==> flow/design.v <==
module s_mem(input logic [7:0] address, input logic clock, input logic [7:0] data,
             input logic wren, output logic [7:0] q);
    logic [7:0] mem [0:255];
    always_ff @(posedge clock) begin
        if (wren) begin
            mem[address] <= data;
            q <= data;
        end
        else q <= mem[address];
    end
endmodule
module init(input logic clk, input logic rst_n,
            input logic en, output logic rdy,
            output logic [7:0] addr, output logic [7:0] wrdata, output logic wren);
    logic high;
    logic [7:0] i;
    enum {WAIT,EXEC,DONE} state;
    always_ff @(posedge clk)begin
        if(rst_n == 0) begin
            state <= WAIT;
            high <= 0;
        end
        else unique case(state)
            WAIT:begin
                i <= 0;
                if(en) high <= 1;
                if(!en&& high)begin 
                    high <= 0;
                    state <= EXEC;
                end
            end
            EXEC:begin
                if(i<=255) begin
                    if(addr<255) state<= EXEC;
                    else state <= DONE;
                    i <= i+1;
                end
            end
            DONE:begin
                state <= WAIT;
                i<=0;
            end
        endcase 
    end
    always_comb begin
        wrdata = 0;
        addr = 0;
        rdy = 1;
        wren = 0;
        case(state)
            WAIT: begin
                wrdata = 0;
                addr = 0;
                if(!en&& high) rdy = 0;
                else rdy = 1;
                wren = 0;
            end
            EXEC:begin
                wrdata = i;
                addr = i;
                rdy = 0;
                if(en == 0)
                    wren = 1;
                else wren = 0;
            end
            DONE: begin
                wrdata = 0;
                addr = 0;
                rdy = 0;
                wren = 0;
            end
        endcase
    end
endmodule
module ksa(input logic clk, input logic rst_n,
           input logic en, output logic rdy,
           input logic [23:0] key,
           output logic [7:0] addr, input logic [7:0] rddata, output logic [7:0] wrdata, output logic wren);
    logic high;
    logic [7:0] i,j,si,sj,key0,key1,key2,temp_si;
    logic [3:0] what;
    enum {WAIT,RDSi,RDSj,WRSi,WRSj} state;
    always_ff @(posedge clk)begin
        if(rst_n == 0) begin
            state <= WAIT;
            high <= 0;
        end
        else unique case(state)
            WAIT:begin
                i <= 0;
                j <= 0;
                si <=0;
                sj <=0;
                if(en) high <= 1;
                if(!en && high)begin 
                    high <= 0;
                    state <= RDSi;
                end
            end
            RDSi:begin
                state <= RDSj;
            end
            RDSj:begin
                si <= rddata;
                case (i % 3)
                    0: j <= (j + temp_si + key[23:16]) % 256;  
                    1: j <= (j + temp_si + key[15:8]) % 256;   
                    2: j <= (j + temp_si + key[7:0]) % 256;   
                endcase
                state <= WRSj;
            end
            WRSj:begin 
                sj<=rddata;
                state <= WRSi;
            end
            WRSi:begin
                if(i<255) begin
                    state <= RDSi;
                    i <= i+1;
                end
                else state <= WAIT;
            end
        endcase 
    end
    always_comb begin
        temp_si = 0;
        wrdata = 0;
        addr = 0;
        rdy = 0;
        wren = 0;
        case(state)
            WAIT:begin
                wrdata = 0;
                addr = 0;
                rdy = 1;
                wren = 0;
            end
            RDSi:begin
                wrdata = 0;
                addr = i;
                rdy = 0;
                wren = 0;
            end
            RDSj:begin
                temp_si =rddata;
                wrdata = 0;
                case (i % 3)
                    0: addr = (j + temp_si + key[23:16]) % 256;  
                    1: addr = (j + temp_si + key[15:8]) % 256;   
                    2: addr = (j + temp_si + key[7:0]) % 256;   
                endcase
                rdy = 0;
                wren = 0;
            end
            WRSj:begin
                wrdata = si;
                addr = j;
                rdy = 0;
                wren = 1;
            end
            WRSi:begin
                wrdata = sj;
                addr = i;
                rdy = 0;
                wren = 1;
            end
        endcase
    end
endmodule
module prga(input logic clk, input logic rst_n,
            input logic en, output logic rdy,
            input logic [23:0] key,
            output logic [7:0] s_addr, input logic [7:0] s_rddata, output logic [7:0] s_wrdata, output logic s_wren,
            output logic [7:0] ct_addr, input logic [7:0] ct_rddata,
            output logic [7:0] pt_addr, input logic [7:0] pt_rddata, output logic [7:0] pt_wrdata, output logic pt_wren);
    logic high;
    logic [7:0] pad [255:0];
    logic [7:0] i,j,k,si,sj,msg_len,ctk,temp_si;
    logic [3:0] what;
    enum {WAIT,RDSi,RDSj,WRSi,WRSj,SETj,GETSj,MSG_LEN,GET_LEN,PADk,RDPADk, 
    PT_LEN,RDCTk, GETCTk, WRPTk} state;
    always_ff @(posedge clk)begin
        if(rst_n == 0) begin
            state <= WAIT;
            high <= 0;
        end
        else unique case(state)
            WAIT:begin
                i <= 0;
                j <= 0;
                k <= 1;
                si <=0;
                sj <=0;
                pad[i] <= 8'h0;
                if(en) high <= 1;
                if(!en && high)begin 
                    high <= 0;
                    state <= MSG_LEN;
                end
            end
            MSG_LEN:begin
                state <= GET_LEN;
            end
            GET_LEN:begin
                msg_len <= ct_rddata;
                state <=RDSi;
            end
            RDSi:begin
                if(msg_len != 0) begin 
                    i <= (i+1) % 256;
                end
                state <=SETj;
            end
            SETj:begin
                si <= s_rddata;
                j <= (j + temp_si) % 256; 
                state <= RDSj;
            end
            RDSj:begin
                state <= GETSj;
            end
            GETSj:begin
                sj<=s_rddata;
                state <= WRSj;
            end
            WRSj:begin 
                state <= WRSi;
            end
            WRSi:begin
                state <= RDPADk;
            end
            RDPADk:begin
                state <= PADk;
            end
            PADk:begin
                pad[k] <= s_rddata;
                if(k<msg_len) begin
                    state <= RDSi;
                    k <= k + 1;
                end
                else begin
                    state <= PT_LEN;
                    k<=1;
                end
            end
            PT_LEN:begin
               if(msg_len == 0) state <= WAIT;
               else state <= RDCTk;
            end
            RDCTk:begin
                state <= GETCTk;
            end
            GETCTk:begin
                ctk <= ct_rddata;
                state <= WRPTk;
            end
            WRPTk:begin
                if(k<msg_len) begin
                    state <= RDCTk;
                    k <= k + 1;
                end
                else state <= WAIT;
            end
        endcase 
    end
    always_comb begin
        s_wrdata = 8'b0;
        s_addr = 8'b0;
        s_wren = 1'b0;
        ct_addr = 8'b0;
        pt_wrdata = 8'b0;
        pt_addr = 8'b0;
        pt_wren = 1'b0;
        rdy = 1'b0;
        temp_si = 0;
        case(state)
            WAIT:begin
                s_wrdata = 0;
                s_addr = 0;
                rdy = 1;
                s_wren = 0;
            end
            MSG_LEN:begin
                ct_addr = i;
                rdy = 0;
            end
            GET_LEN:begin
                ct_addr = i;
                rdy = 0;
            end
            RDSi:begin
                s_wrdata = 0;
                s_addr = (i+1) % 256;
                rdy = 0;
                s_wren = 0;
            end
            SETj:begin
                temp_si = s_rddata;
                s_wrdata = 0;
                s_addr = i;
                rdy = 0;
                s_wren = 0;
            end
            RDSj:begin
                s_wrdata = 0;
                s_addr = j;
                rdy = 0;
                s_wren = 0;
            end
            GETSj:begin
                s_wrdata = 0;
                s_addr = j;
                rdy = 0;
                s_wren = 0;
            end
            WRSj:begin
                s_wrdata = si;
                s_addr = j;
                rdy = 0;
                s_wren = 1;
            end
            WRSi:begin
                s_wrdata = sj;
                s_addr = i;
                rdy = 0;
                s_wren = 1;
            end
            RDPADk:begin
                s_wrdata = 0;
                s_addr = (sj+si) % 256;
                rdy = 0;
                s_wren = 0;
            end
            PADk:begin
                s_wrdata = 0;
                s_addr = (sj+si) % 256;
                rdy = 0;
                s_wren = 0;
            end
            PT_LEN:begin
                pt_wrdata = msg_len;
                pt_addr = 0;
                rdy = 0;
                pt_wren = 1;
            end
            RDCTk:begin
                ct_addr = k;
                rdy = 0;
            end
            GETCTk:begin
                ct_addr = k;
                rdy = 0;
            end
            WRPTk:begin
                pt_wrdata = pad[k] ^ ctk; 
                pt_addr = k;
                rdy = 0;
                pt_wren = 1;
            end
        endcase
    end
endmodule
module arc4(input logic clk, input logic rst_n,
            input logic en, output logic rdy,
            input logic [23:0] key,
            output logic [7:0] ct_addr, input logic [7:0] ct_rddata,
            output logic [7:0] pt_addr, input logic [7:0] pt_rddata, output logic [7:0] pt_wrdata, output logic pt_wren);
    logic[7:0] ADDR,WRDATA,Q,ksaADDR,ksaWRDATA,initADDR,initWRDATA,
    prgaADDR,prgaWRDATA;
    logic WREN,ksaWREN,initWREN,initEN,ksaEN,ksaRDY,initRDY,
    prgaEN,prgaRDY,prgaWREN;
    logic high,startflag,initflag,ksaflag,prgaflag;
    enum {WAIT,EXEC,DONE} state;
    always_ff @(posedge clk)begin
        if(rst_n == 0) begin
            state <= WAIT;
            high <= 0; startflag <= 0; initflag <= 0; ksaflag <= 0; prgaflag <= 0;
            initEN <= 0; ksaEN <= 0; prgaEN <= 0;
        end
        else unique case(state)
            WAIT:begin
                if(en) high <= 1;
                if(!en&& high)begin 
                    high <= 0;
                    state <= EXEC;
                    startflag<=1;
                end
            end
            EXEC:begin
                if(startflag) begin 
                    initEN <= 1;
                    startflag <=0;
                end                   
                else initEN <= 0;
                if(!initRDY) initflag <= 1;
                if(initflag && initRDY) begin 
                    initflag <= 0;
                    ksaEN <=1;
                end
                else ksaEN <= 0;
                if(!ksaRDY) ksaflag <= 1;
                if(ksaflag && ksaRDY) begin 
                    ksaflag <= 0;
                    prgaEN <=1;
                end
                else prgaEN <= 0;
                if(!prgaRDY) prgaflag <= 1;
                if(prgaflag && prgaRDY) begin 
                    prgaflag <= 0;
                    state <= WAIT;
                end
                else state <= EXEC;
            end
        endcase 
    end
    always_comb begin
        case(state)
            WAIT: rdy = 1;
            EXEC: rdy = 0;
            default: rdy = 1;
        endcase
    end
    assign WREN = (initRDY & ksaRDY) ? prgaWREN:(initRDY ? ksaWREN : initWREN);
    assign ADDR = (initRDY & ksaRDY) ? prgaADDR:(initRDY ? ksaADDR : initADDR);
    assign WRDATA = (initRDY & ksaRDY) ? prgaWRDATA:(initRDY ? ksaWRDATA : initWRDATA);
    s_mem s(.address(ADDR), .clock(clk), .data(WRDATA), .wren(WREN), .q(Q));
    init i(.clk(clk), .rst_n(rst_n), .en(initEN), .rdy(initRDY),
        .addr(initADDR),.wrdata(initWRDATA),.wren(initWREN));
    ksa k(.clk(clk),.rst_n(rst_n),
        .en(ksaEN), .rdy(ksaRDY),
        .key(key), .addr(ksaADDR), .rddata(Q), .wrdata(ksaWRDATA), .wren(ksaWREN));
    prga p(.clk(clk), .rst_n(rst_n), .en(prgaEN), .rdy(prgaRDY),.key(key),.s_addr(prgaADDR),.s_rddata(Q),
    .s_wrdata(prgaWRDATA),.s_wren(prgaWREN),.ct_addr(ct_addr), .ct_rddata(ct_rddata), .pt_addr(pt_addr), .pt_rddata(pt_rddata), 
    .pt_wrdata(pt_wrdata), .pt_wren(pt_wren));
endmodule
# Reports on arc4
# The steps from the RTL of arc4 to its reports follow in flow order.
# Lines are those of the file above, counted from 1.
# Library cell names are shortened.
# A cell with n/a has no value.
[setup]
design = "arc4"
clk_port = "clk"
cell_library = "sky130hd"
lib_corner = "tt_025C_1v80"

# Elaborated design
# Yosys after proc, flatten, opt, wreduce and memory -nomap, before mapping. Print and check cells are not counted. Equal cells are merged and count once.
# Memory sizes are those after Yosys's memory passes, which may raise the word count (mostly to a power of two), join words into wider ones and drop unused or constant bits.
[bits]
reg_bits = 235
mem_bits_rw = 4096
clocked_rd_ports_x_width = 16
memories = 2
inputBits = 43
out_inout_bits = 26
elab_cells = 249
[mem_list]
columns = ["memory", "size", "width", "rd", "wr", "line_no", "source"]
rows = [
  ["p.pad", 256, 8, 1, 1, 177, "logic [7:0] pad [255:0];"],
  ["s.mem", 256, 8, 1, 1, 3, "logic [7:0] mem [0:255];"],
]
[classes]
addsub = 14
div_mod_pow = 1
cmp = 4
eq_ne = 35
n_mux = 94
logic = 2
reduce_and_logical = 70
[op_table]
columns = ["op", "count"]
rows = [
  ["parallel mux 32 bit (select 15 bit)", 1],
  ["== test 32 x 4 -> 1 bit with constant B", 7],
  ["parallel mux 8 bit (select 2 bit)", 13],
  ["== test 32 x 2 -> 1 bit with constant B", 6],
  ["two-way mux 8 bit", 24],
  ["== test 32 x 1 -> 1 bit with constant B", 5],
  ["== test 32 x 3 -> 1 bit with constant B", 5],
  ["zero test 32 bit", 5],
  ["parallel mux 32 bit (select 5 bit)", 1],
  ["two-way mux 32 bit", 5],
  ["parallel mux 32 bit (select 3 bit)", 1],
  ["parallel mux 8 bit (select 3 bit)", 4],
  ["adder 8 bit", 10],
  ["remainder unit 8 x 2 -> 32 bit with constant B", 1],
  ["parallel mux 32 bit (select 2 bit)", 1],
  ["two-way mux 1 bit", 35],
  ["AND reduction 2 bit", 16],
  ["adder 8 x 1 -> 8 bit with constant B", 4],
  ["parallel mux 8 bit (select 4 bit)", 1],
  ["OR reduction 14 bit", 2],
  ["nonzero test 2 bit", 12],
  ["OR reduction 2 bit", 10],
  ["AND reduction 3 bit", 6],
  ["< comparator 8 bit with constant B", 2],
  ["nonzero test 15 bit", 1],
  ["!= test 2 x 1 -> 1 bit with constant B", 7],
  ["two-way mux 4 bit", 3],
  ["!= test 2 bit with constant B", 4],
]
# Not listed: further kinds 15, cells in them 28.

# Longest topological paths
# Yosys ltp: most cells in a row. Word level: on the elaborated netlist, between registers, memories and ports. Mapped: between sequential cells and ports; inverters and the memories' decode and read muxes count.
[depth]
word_depth = 7
abc_area = 0
depth_mapped = 40
depth_no_buf = 35

# Netlist
# The flow's flattened synthesis, as Yosys stat reports it; memories are mapped. The netlist is that of the ABC_AREA named above (0 if unset); the other value can give another one.
[types]
columns = ["type", "count", "type_area_um2"]
rows = [
  ["edfxtp_1", 4192, 1.26E+05],
  ["mux4_2", 1356, 3.05E+04],
  ["nor2_1", 319, 1.2E+03],
  ["nor3_1", 231, 1.16E+03],
  ["clkbuf_1", 289, 1084.79],
  ["dfxtp_1", 52, 1.04E+03],
  ["ha_1", 58, 725.696],
  ["and2_1", 99, 619.344],
  ["nand2_1", 156, 585.562],
  ["buf_1", 121, 454.186],
  ["xnor2_1", 47, 411.645],
  ["a21oi_1", 55, 275.264],
  ["nor4_1", 39, 243.984],
  ["o21ai_0", 44, 220.211],
  ["xor2_1", 25, 218.96],
  ["nand2b_1", 32, 200.192],
  ["a21o_1", 26, 195.187],
  ["a22oi_1", 26, 195.187],
]
# Other cell types: 74; their cells: 428.
[synth_totals]
cells = 7595
area_um2 = 168502.9
sequential_area_um2 = 126921.7
ff_cells = 4244
buf_cells = 475
# By module: a second synthesis without flattening, with its own total; a netlist apart from the flattened one above.
[unflattened]
cells_unflattened = 8622
area_unflattened_um2 = 169415.0
# Rows give one instance, submodules left out.
[modules]
columns = ["mod", "n_inst", "n_cells", "mod_area_um2", "seq_area_um2"]
rows = [
  ["prga", 1, 4279, 84360.9, 63661.1],
  ["s_mem", 1, 3733, 79556.3, 61659.1],
  ["ksa", 1, 443, 4080.2, 1081.0],
  ["arc4", 1, 96, 725.7, 200.2],
  ["init", 1, 71, 691.9, 320.3],
]

# Timing after synthesis
# Path of least setup slack by OpenSTA after synthesis, without wires, with an ideal clock, recovery checks aside; 20% of the period is set as input and as output delay. Where synthesis merged equal registers, the netlist keeps one of their names.
[synth_timing]
path_type = "register to register"
startpoint = "register i.state"
endpoint = "memory s.mem[0][3]"
period_ps = 12000
setup_ps = 1630
t_first_pin_ps = 0
t_arrival_ps = 8481
required_time_ps = 10370
setup_slack_ps = 1889
delay_ps = 10111
path_stages = 7
n_path_buf = 2
period_less_setup_slack_ps = 10111
# "delay_ps" = arrival - input delay + setup time.
# "path_stages" counts driving pins, that of a launching flip-flop among them; a cell with two outputs on the path counts twice.
# "period_less_setup_slack_ps" = period - worst setup slack (recovery checks aside). The figure is calculated, with input and output delays left at 20% of the set period.
# An end named without its bit number is one bit of that signal or, where synthesis recoded a state register, one of its new flip-flops.
# At most two assigning lines are given for a register; there are more.
[synth_via]
cell_sequence = "dfxtp_1 > or2_2 > clkbuf_1 > o21ai_1 > and2_1 > clkbuf_1 > a22oi_1"
[synth_lines]
columns = ["item", "line_no", "source"]
rows = [
  ["from (decl)", 17, "enum {WAIT,EXEC,DONE} state;"],
  ["from (assign)", 20, "state <= WAIT;"],
  ["from (assign)", 29, "state <= EXEC;"],
  ["to (decl)", 3, "logic [7:0] mem [0:255];"],
]
# Chain of elaborated cells between the ends: none given.

# Worst path after layout
# From the final timing report of flow run 1: the path of least setup slack in the routed layout; clock arrival at registers is part of the times.
# The report prints the path's times to 10 ps; the period is as set.
[layout_timing]
path_type = "register to register"
startpoint = "register k.i[7]"
endpoint = "memory s.mem[125][4]"
period_ps = 6160
setup_ps = 290
t_first_pin_ps = 990
t_arrival_ps = 9090
required_time_ps = 6860
setup_slack_ps = -2230
path_stages = 40
n_path_buf = 5
# Between the ends stands the longest chain of elaborated cells between them, by number of cells; it is not shown to be the way that was timed. Of several equally long chains one is given.
# Each line given opens the expression or statement behind the cell; cells for indexed reads and writes are added by Yosys, which also makes memories of some case tables.
[layout_via]
cell_sequence = "edfxtp_1 > ha_1 > or4bb_1 > o211ai_2 > a21oi_1 > a32o_1 > a21oi_2 > inv_1 > ha_2 > a211oi_2 > mux2_2 > o311ai_1 > xnor2_1 > inv_2 > ha_1 > nor2_1 > nand4_1 > o21ai_2 > [... 4 more ...] > a221o_1 > ha_1 > a21o_1 > a21o_1 > a21o_1 > a21oi_2 > o21bai_1 > a21oi_1 > xnor2_1 > buf_4 > and3_1 > nand3_1 > nand3_4 > buf_12 > buf_12 > buf_8 > nor4_2 > buf_4"
elab_chain_cells = 7
cells_between = 9
cone_classes = "1 x div; 2 x eq/ne; 5 x mux; 1 x reduce/logical"
[layout_lines]
columns = ["item", "line_no", "source"]
rows = [
  ["from (decl)", 80, "logic [7:0] i,j,si,sj,key0,key1,key2,temp_si;"],
  ["from (assign)", 90, "i <= 0;"],
  ["from (assign)", 119, "i <= i+1;"],
  ["remainder unit 8 x 2 -> 32 bit", 147, "case (i % 3)"],
  ["== test 32 x 2 -> 1 bit", 147, ""],
  ["parallel mux 8 bit (select 3 bit)", 147, ""],
  ["parallel mux 8 bit (select 3 bit)", 131, "case(state)"],
  ["two-way mux 8 bit x2", 424, "assign ADDR = (initRDY & ksaRDY) ? prgaADDR:(initRDY ? ksaADDR : initADDR);"],
  ["two-way mux 8 bit", 5, "if (wren) begin"],
  ["to (decl)", 3, "logic [7:0] mem [0:255];"],
]

# Record of 7 stored runs of the RTL-to-layout flow on arc4, platform sky130hd. The runs are unordered. Constraints: input delay and output delay 20% of the set period each, output load 0.01 pF.
# "period_less_ws_ps" means the clock period less the worst setup slack. The figure is calculated, with input and output delays left at 20% of the set period.
# "worst_path_time_ps" = time allowed to the worst setup path (clock period - input delay - output delay, where it has them) - its slack; a late launch clock adds to it, a late capture clock takes from it.
# "worst_path_time_ps" is given in steps of 10 ps.

[[run]]
name = "flow run 1"
[run.settings]
CAP_MARGIN = 20
CELL_PAD_IN_SITES_DETAIL_PLACEMENT = 0
CORE_UTILIZATION = 36
GPL_ROUTABILITY_DRIVEN = 0
PLACE_DENSITY_LB_ADDON = 0.04
SETUP_SLACK_MARGIN = -0.6
period_ns = 6.16
CORE_MARGIN = 2
SLEW_MARGIN = 20
[run.results]
ys_area_um2 = 168502.9
design_die_area_um2 = 473550.0
final_stdcell_area_um2 = 200126.0
setup_worst_slack_ps = -2231
final_setup_tns_ps = -4257950
hold_ws_ps = 447
period_less_ws_ps = 8391
worst_path_time_ps = 8390
path_kind = "register to register"

[[run]]
name = "flow run 2"
[run.settings]
CORE_UTILIZATION = 30
PLACE_DENSITY = 0.5
SETUP_SLACK_MARGIN = 1.62
period_ns = 10.8
CAP_MARGIN = 20
CORE_MARGIN = 2
SLEW_MARGIN = 20
[run.results]
ys_area_um2 = 168502.9
design_die_area_um2 = 567687.0
final_stdcell_area_um2 = 196501.0
setup_worst_slack_ps = 1935
final_setup_tns_ps = 0
hold_ws_ps = 450
period_less_ws_ps = 8865
worst_path_time_ps = 8870
path_kind = "register to register"

[[run]]
name = "flow run 3"
[run.settings]
CELL_PAD_IN_SITES_DETAIL_PLACEMENT = 0
CORE_UTILIZATION = 41
CTS_CLUSTER_DIAMETER = 393
GPL_TIMING_DRIVEN = 1
MAX_ROUTING_LAYER = "met4"
MIN_ROUTING_LAYER = "met2"
PLACE_DENSITY_LB_ADDON = 0.26
period_ns = 14.9
CAP_MARGIN = 20
CORE_MARGIN = 2
SLEW_MARGIN = 20
[run.results]
ys_area_um2 = 168502.9
design_die_area_um2 = 416128.0
final_stdcell_area_um2 = 190707.0
setup_worst_slack_ps = 2740
final_setup_tns_ps = 0
hold_ws_ps = 438
period_less_ws_ps = 12160
worst_path_time_ps = 12160
path_kind = "register to register"

[[run]]
name = "flow run 4"
[run.settings]
ABC_AREA = 1
CAP_MARGIN = 35
CELL_PAD_IN_SITES_DETAIL_PLACEMENT = 0
CELL_PAD_IN_SITES_GLOBAL_PLACEMENT = 3
CORE_ASPECT_RATIO = 0.67
CORE_MARGIN = 5
CORE_UTILIZATION = 15
CTS_CLUSTER_DIAMETER = 370
GPL_ROUTABILITY_DRIVEN = 1
HOLD_SLACK_MARGIN = 0.08
MAX_ROUTING_LAYER = "met4"
MIN_ROUTING_LAYER = "met1"
PLACE_DENSITY_LB_ADDON = 0.25
TNS_END_PERCENT = 40
period_ns = 9.48
SLEW_MARGIN = 20
[run.results]
ys_area_um2 = 171864.8
design_die_area_um2 = 1167700.0
final_stdcell_area_um2 = 213770.0
setup_worst_slack_ps = 870
final_setup_tns_ps = 0
hold_ws_ps = 437
period_less_ws_ps = 8610
worst_path_time_ps = 8610
path_kind = "register to register"

[[run]]
name = "flow run 5"
[run.settings]
CAP_MARGIN = 40
CELL_PAD_IN_SITES_DETAIL_PLACEMENT = 1
CORE_ASPECT_RATIO = 1.4
CORE_MARGIN = 5
CORE_UTILIZATION = 67
GPL_TIMING_DRIVEN = 1
MAX_ROUTING_LAYER = "met4"
PLACE_DENSITY_LB_ADDON = 0.22
TNS_END_PERCENT = 25
period_ns = 8.04
SLEW_MARGIN = 20
[run.results]
outcome = "unfinished; error GRT-0232 in routing"

[[run]]
name = "flow run 6"
[run.settings]
CAP_MARGIN = 5
CORE_UTILIZATION = 71
GPL_ROUTABILITY_DRIVEN = 0
GPL_TIMING_DRIVEN = 0
MIN_ROUTING_LAYER = "met2"
PLACE_DENSITY = 0.65
SETUP_SLACK_MARGIN = -0.08
period_ns = 9.42
CORE_MARGIN = 2
SLEW_MARGIN = 20
[run.results]
outcome = "unfinished; error GRT-0116 in routing"

[[run]]
name = "flow run 7"
[run.settings]
ABC_AREA = 1
CAP_MARGIN = 20
CELL_PAD_IN_SITES_DETAIL_PLACEMENT = 1
CELL_PAD_IN_SITES_GLOBAL_PLACEMENT = 3
CORE_ASPECT_RATIO = 0.67
CORE_MARGIN = 5
CORE_UTILIZATION = 15
CTS_CLUSTER_DIAMETER = 370
GPL_ROUTABILITY_DRIVEN = 1
HOLD_SLACK_MARGIN = 0.08
MAX_ROUTING_LAYER = "met4"
MIN_ROUTING_LAYER = "met1"
PLACE_DENSITY_LB_ADDON = 0.25
TNS_END_PERCENT = 40
period_ns = 7.63
SLEW_MARGIN = 20
[run.results]
ys_area_um2 = 171864.8
design_die_area_um2 = 1167700.0
final_stdcell_area_um2 = 218568.0
setup_worst_slack_ps = 80
final_setup_tns_ps = 0
hold_ws_ps = 438
period_less_ws_ps = 7550
worst_path_time_ps = 6020
path_kind = "register to output"
